==> flow/design.v <==
`timescale 1ns / 1ps
module apb_master #(parameter DATA_WIDTH = 32, parameter ADDR_WIDTH = 32) (
		output 					PSEL,
		output 					PENABLE,
		output  [ADDR_WIDTH-1:0] PADDR,
		output  [DATA_WIDTH-1:0]	PWRDATA,
		output  					PWRITE,
		output  [DATA_WIDTH-1:0]	PRDATA_o,
		input  [DATA_WIDTH-1:0]	PRDATA,
		input  [DATA_WIDTH-1:0] data_i,
		input  [ADDR_WIDTH-1:0]	addr_i,
		input 					PCLK,
		input 					PRESETn,
		input 					PREADY,
		input 					evnt_trig_i,
		input 					pwrite_i
);
parameter IDLE = 2'd0;
parameter SETUP = 2'd1;
parameter ACCESS = 2'd2;
reg [1:0]	state, next_state;
always@(posedge PCLK) begin
	if(!PRESETn)
		state <= IDLE ;
	else
		state <= next_state ;
end
always@(*) begin
	case(state)
		IDLE : begin
			if (evnt_trig_i)
				next_state <= SETUP ;
			else 
				next_state <= IDLE;
		end
		SETUP : next_state <= ACCESS;
		ACCESS : begin
			if(PREADY)
				next_state <= IDLE ;
			else 
				next_state <= ACCESS ;
		end
		default : next_state <= IDLE ;
	endcase
end
assign PSEL = PRESETn ? (state != IDLE) : 1'b0;
assign PENABLE = (state == ACCESS) ;
assign PWRITE = pwrite_i;
assign PWRDATA = data_i;
assign PADDR = addr_i;
assign PRDATA_o = PRDATA;
endmodule
`timescale 1ns / 1ps
module APB_slave #( parameter DATA_WIDTH = 32, parameter ADDR_WIDTH = 32)(
    output  reg [DATA_WIDTH-1:0] PRDATA,
    output                       PREADY_o,
    input                    PREADY,
    input   [DATA_WIDTH-1:0] PWRDATA, 
    input   [ADDR_WIDTH-1:0] PADDR,
    input                    PCLK,
    input                    PRESETn,
    input                    PWRITE,
    input                    PENABLE,
    input                    PSEL
    );
    parameter  IDLE   = 2'd0, SETUP = 2'd1, ACCESS =2'd2;
    reg [DATA_WIDTH-1:0]    APB_MEM [ADDR_WIDTH-1:0];
    reg [1:0] prsnt_state , next_state ;
    always@(posedge PCLK , negedge PRESETn) begin   
        if(!PRESETn)
            prsnt_state <= IDLE ;
        else 
            prsnt_state <= next_state ;
    end
   always@(* ) begin
        next_state <= prsnt_state;
        case (prsnt_state)
            IDLE : begin
                if(PSEL )
                    next_state <= SETUP;        
                else 
                    next_state <= IDLE;
            end
            SETUP : begin
                if(PENABLE)
                    next_state <= ACCESS;
                else 
                    next_state <= IDLE;
            end
            ACCESS : begin
                if(PREADY) begin
                    if(!PSEL) 
                        next_state <= IDLE ;
                    else
                        next_state <= SETUP ;
                end
                else 
                    next_state <= ACCESS;
            end
            default : next_state <= IDLE;
        endcase
   end
   always@(*) begin
         if(!PRESETn)
            PRDATA = 32'd0;
         else begin
            if((next_state == ACCESS) && !PWRITE && (PADDR < ADDR_WIDTH))
                PRDATA = APB_MEM[PADDR];
            else 
                PRDATA = 32'd0;    
         end
   end
   always@(posedge PCLK) begin
         if((next_state == ACCESS) && PWRITE && (PADDR < ADDR_WIDTH))
            APB_MEM[PADDR] <= PWRDATA ;
   end
   assign PREADY_o = PREADY ;
endmodule
`timescale 1ns / 1ps
module apb_top #(parameter DATA_WIDTH = 32 , parameter ADDR_WIDTH = 32) (
		output [DATA_WIDTH-1:0]	PRDATA_o,
		input 					PCLK_i,
		input 					PRESETn_i,
		input [DATA_WIDTH-1:0]	PWRDATA_i,
		input [ADDR_WIDTH-1:0]	PADDR_i,
		input 					PWRITE_i,
		input 					PREADY_i,
		input 					EVENT_i
);
	wire [DATA_WIDTH-1:0]	p_rd_intr, pwrdata_intr, paddr_intr;
	wire 					p_ready_intr, psel_intr, pena_intr, pwrite_intr;				
	apb_master  #(.DATA_WIDTH(DATA_WIDTH), .ADDR_WIDTH(ADDR_WIDTH))  master_inst(
		.PCLK(PCLK_i),
		.PRESETn(PRESETn_i),
		.evnt_trig_i(EVENT_i),
		.data_i(PWRDATA_i),
		.addr_i(PADDR_i),
		.pwrite_i(PWRITE_i),
		.PRDATA(p_rd_intr),
		.PREADY(p_ready_intr),
		.PSEL(psel_intr),
		.PENABLE(pena_intr),
		.PADDR(paddr_intr),
		.PWRDATA(pwrdata_intr),
		.PWRITE(pwrite_intr),
		.PRDATA_o(PRDATA_o)
	);
	APB_slave #(.DATA_WIDTH(DATA_WIDTH), .ADDR_WIDTH(ADDR_WIDTH)) slave_inst(
		.PREADY(PREADY_i),
		.PWRDATA(pwrdata_intr), 
		.PADDR(paddr_intr),
		.PCLK(PCLK_i),
		.PRESETn(PRESETn_i),
		.PWRITE(pwrite_intr),
		.PENABLE(pena_intr),
		.PSEL(psel_intr),
		.PRDATA(p_rd_intr),
		.PREADY_o(p_ready_intr)
	);
endmodule
Step by step through the tools: apb_top
Tool output for the design above, in the order of the flow. Lines are those of the file above, counted from 1. Operators carry their Yosys type and port widths (W data, S select, Z words). Library cell names are shortened. The mark - stands for no value.

Top: apb_top. Clock: PCLK_i. Cell library: sky130hd. Corner: tt_025C_1v80.

Word level
Source: Yosys, flattened and elaborated, memories not mapped. Widths are those after wreduce; folded enables and synchronous resets count as part of the registers. Registers that Yosys merges into a memory's read port (data or address) are not register bits. Print and check cells do not count. Equal cells are merged and count once. Yosys's memory passes give these memory sizes; they may raise the number of words (mostly to a power of two), join words into wider ones and drop unused or constant bits.

For register bits the number is 4. For input bits the number is 69. Under bits in writable memories stands 1024. Memory cells: 1. The entry for output and inout bits reads 32. The entry for word-level cells reads 30.

Memories: slave_inst.APB_MEM (words 32, bits a word 32, read ports 1, wr ports 1, RTL line 67) `reg [DATA_WIDTH-1:0]    APB_MEM [ADDR_WIDTH-1:0];`.

The entry for equal/unequal tests reads 5. Reduce/logical cells: 8. The figure for order comparisons is 1. For multiplexer cells the number is 13.

Operators by type and width (number): $mux W32 (3); $lt A32 B6 Y1 const B (1); $pmux W2 S3 (2); $eq A2 B2 Y1 const B (3); $mux W2 (3); $mux W5 (1); $logic_and A1 B1 Y1 (4); $eq A2 B1 Y1 const B (2); $logic_not A2 Y1 (2); $mux W1 (4); $reduce_bool A2 Y1 (1); $logic_not A1 Y1 (1).

Logic depth
Depth = most cells in a row (Yosys ltp): at word level without a register or memory, in the mapped netlist without a sequential cell, where the memories' decode and read muxes count.

Word-level depth: 10. The figure for ABC_AREA is 1. The entry for depth in mapped cells reads 12. For gate-level depth less buffers the number is 10.

Netlist
Source: synth_stat.txt of the flow (Yosys; design flattened, memories mapped). It holds for the ABC_AREA given above (unset counts as 0); a run with the other value may have another netlist. The area totals of this step are shown rounded.

Cell types: edfxtp_1 (number 1024, area in all 3.07E+04 µm²); nand2_1 (number 1737, area in all 6.52E+03 µm²); nor2_1 (number 625, area in all 2346 µm²); inv_1 (number 594, area in all 2.23E+03 µm²); o21ai_0 (number 135, area in all 675.648 µm²); buf_2 (number 91, area in all 455.437 µm²); o21ai_1 (number 91, area in all 455.437 µm²); clkbuf_1 (number 73, area in all 274.013 µm²); o21bai_1 (number 33, area in all 247.738 µm²); buf_6 (number 12, area in all 135.13 µm²); nor3_4 (number 7, area in all 113.859 µm²); buf_1 (number 15, area in all 56.304 µm²); dfrtp_1 (number 2, area in all 50.048 µm²); dfxtp_1 (number 2, area in all 40.038 µm²); buf_4 (number 4, area in all 30.029 µm²); nand3_1 (number 6, area in all 30.029 µm²); dfstp_2 (number 1, area in all 26.275 µm²); clkinv_1 (number 5, area in all 18.768 µm²).

Other cell types: 8; their cells: 17.

Under cells in the netlist stands 4474. For buffers the number is 196. The figure for area of sequential cells is 30870 µm². Flip-flops: 1029. Under synthesis area stands 44550 µm².

Worst setup path after synthesis
Source: OpenSTA report_checks on the synthesized netlist (no wires, ideal clock, input and output delay 20% of the period each), path of least setup slack; recovery checks are left aside. Register names are those of the netlist, which keeps one name where synthesis merged equal registers.

Kind: input to register. Start: input PADDR_i[1]. End: memory slave_inst.APB_MEM[11][0]. For path buffers the number is 3. Under setup time stands 0.421 ns. The entry for path delay reads 2.651 ns. Data arrival time: 3.430 ns. Under clock period stands 6.0 ns. The figure for slack is 2.149 ns. Input delay: 1.200 ns. The figure for stages on the path is 7. Time at the first pin: 1.200 ns. For synthesis period reached the number is 3.851 ns.

"path delay" is the arrival time less input delay plus setup time. "stages on the path": output pins that drive a net of the path, with the launching flip-flop's if there is one; two outputs of one cell count as two. "synthesis period reached" = period - worst setup slack (recovery checks aside). The figure is calculated, with input and output delays left at 20% of the set period. The rows between start and end are the longest chain of elaborated cells between them; the timing report does not say that the signal goes this way. Where chains are equally long, one stands for them. A line is the first line of the expression or statement that the cell stems from. Yosys adds cells for indexed reads and writes and turns some case tables into memories. Only ways into the end's enable, where the timed path ends, are counted here.

Cell sequence: buf_2 buf_2 buf_2 nand2_1 inv_1 nand3_1 nor2_1. The entry for cells in the longest elaborated chain reads 3. The figure for elaborated cells on any way between the ends is 4. Classes of those cells: 1 x compare; 2 x mux; 1 x reduce/logical.

Ends and longest elaborated chain, after synthesis: from (decl) (RTL line 125) `input [ADDR_WIDTH-1:0] PADDR_i,`; $lt A32 B6 Y1 (RTL line 114) `if((next_state == ACCESS) && PWRITE && (PADDR < ADDR_WIDTH))`; $logic_and A1 B1 Y1 (RTL line 114); $mux W5 (RTL line 114); to (decl) (RTL line 67) `reg [DATA_WIDTH-1:0]    APB_MEM [ADDR_WIDTH-1:0];`.

Timing after layout
Path of least setup slack in the final report of stored run 1 (OpenROAD, finished layout, wires in). Where an end is a register, its clock arrival counts in the times.

Kind: input to output. Start: input PADDR_i[3]. End: output PRDATA_o[27]. Input delay: 1.20 ns. Data arrival time: 4.36 ns. The figure for stages on the path is 10. Time at the first pin: 1.20 ns. Under clock period stands 6.0 ns. For path buffers the number is 3. The entry for output delay reads 1.20 ns. The figure for slack is 0.44 ns.

The rows between start and end are the longest chain of elaborated cells between them; the timing report does not say that the signal goes this way. Where chains are equally long, one stands for them.

Cell sequence: clkdlybuf4s50_1 inv_4 nor3_4 buf_4 nand2_1 nand2_1 nor2_1 nand2_1 nor2_1 clkdlybuf4s50_1. The entry for cells in the longest elaborated chain reads 4. The figure for elaborated cells on any way between the ends is 5. Classes of those cells: 1 x compare; 2 x mux; 1 x reduce/logical; 1 x memory.

Ends and longest elaborated chain, post-layout: from (decl) (RTL line 125) `input [ADDR_WIDTH-1:0] PADDR_i,`; $lt A32 B6 Y1 (RTL line 107) `if((next_state == ACCESS) && !PWRITE && (PADDR < ADDR_WIDTH))`; $logic_and A1 B1 Y1 (RTL line 107); $mux W32 (RTL line 107); $mux W32 (RTL line 104) `if(!PRESETn)`; to (decl) (RTL line 121) `output [DATA_WIDTH-1:0] PRDATA_o,`.

==> runs of apb_top <==
Below are 4 stored runs of the flow (Yosys, OpenROAD; platform sky130hd) on apb_top, each with its settings and what was measured, unordered. Constraints: input delay and output delay 20% of the set period each, output load 0.01 pF. By "critical setup path time" is meant the share of the clock period that the worst setup path is allowed (20% is reserved at inputs, 20% at outputs), minus its slack. Clock arrival times at its registers enter into it. The measured numbers are rounded.

Stored run 1 has these settings: ABC_AREA 1; CELL_PAD_IN_SITES_DETAIL_PLACEMENT 1; CORE_UTILIZATION 40; period_ns 6.0; CAP_MARGIN 20; CORE_MARGIN 2; SLEW_MARGIN 20. For the netlist area reported by Yosys the run shows 44550 µm². The area of the die is 114100 µm². The critical setup path time stands at 3.16 ns. Critical path type: input to output. The measured final utilization is 46.4%. The setup TNS reads 0.000 ns. The worst setup slack after layout reads 0.437 ns.

Stored run 2 has these settings: ABC_AREA 1; CELL_PAD_IN_SITES_DETAIL_PLACEMENT 0; CELL_PAD_IN_SITES_GLOBAL_PLACEMENT 3; CORE_MARGIN 6; CORE_UTILIZATION 40; CTS_CLUSTER_DIAMETER 127; CTS_CLUSTER_SIZE 47; GPL_ROUTABILITY_DRIVEN 0; GPL_TIMING_DRIVEN 0; SETUP_SLACK_MARGIN 0.63; TNS_END_PERCENT 60; period_ns 6.0; CAP_MARGIN 20; SLEW_MARGIN 20. The measured final utilization is 46.2%. The critical setup path time stands at 2.93 ns. Critical path type: input to output. The setup TNS reads 0.000 ns. For the netlist area reported by Yosys the run shows 44550 µm². The worst setup slack after layout reads 0.672 ns. The area of the die is 119500 µm².

Stored run 3 has these settings: CORE_UTILIZATION 40; period_ns 6.0; CAP_MARGIN 20; CORE_MARGIN 2; SLEW_MARGIN 20. The critical setup path time stands at 3.18 ns. Critical path type: input to output. The measured final utilization is 47.1%. The area of the die is 102100 µm². The setup TNS reads 0.000 ns. For the netlist area reported by Yosys the run shows 39840 µm². The worst setup slack after layout reads 0.421 ns.

Stored run 4 has these settings: CELL_PAD_IN_SITES_DETAIL_PLACEMENT 2; CELL_PAD_IN_SITES_GLOBAL_PLACEMENT 0; CORE_ASPECT_RATIO 1.57; CORE_UTILIZATION 34; CTS_CLUSTER_DIAMETER 172; GPL_ROUTABILITY_DRIVEN 1; GPL_TIMING_DRIVEN 0; PLACE_DENSITY_LB_ADDON 0.24; period_ns 4.21; CAP_MARGIN 20; CORE_MARGIN 2; SLEW_MARGIN 20. The critical setup path time stands at 2.57 ns. Critical path type: input to output. The worst setup slack after layout reads -0.042 ns. The setup TNS reads -0.298 ns. The area of the die is 120000 µm². For the netlist area reported by Yosys the run shows 39840 µm². The measured final utilization is 42.0%.
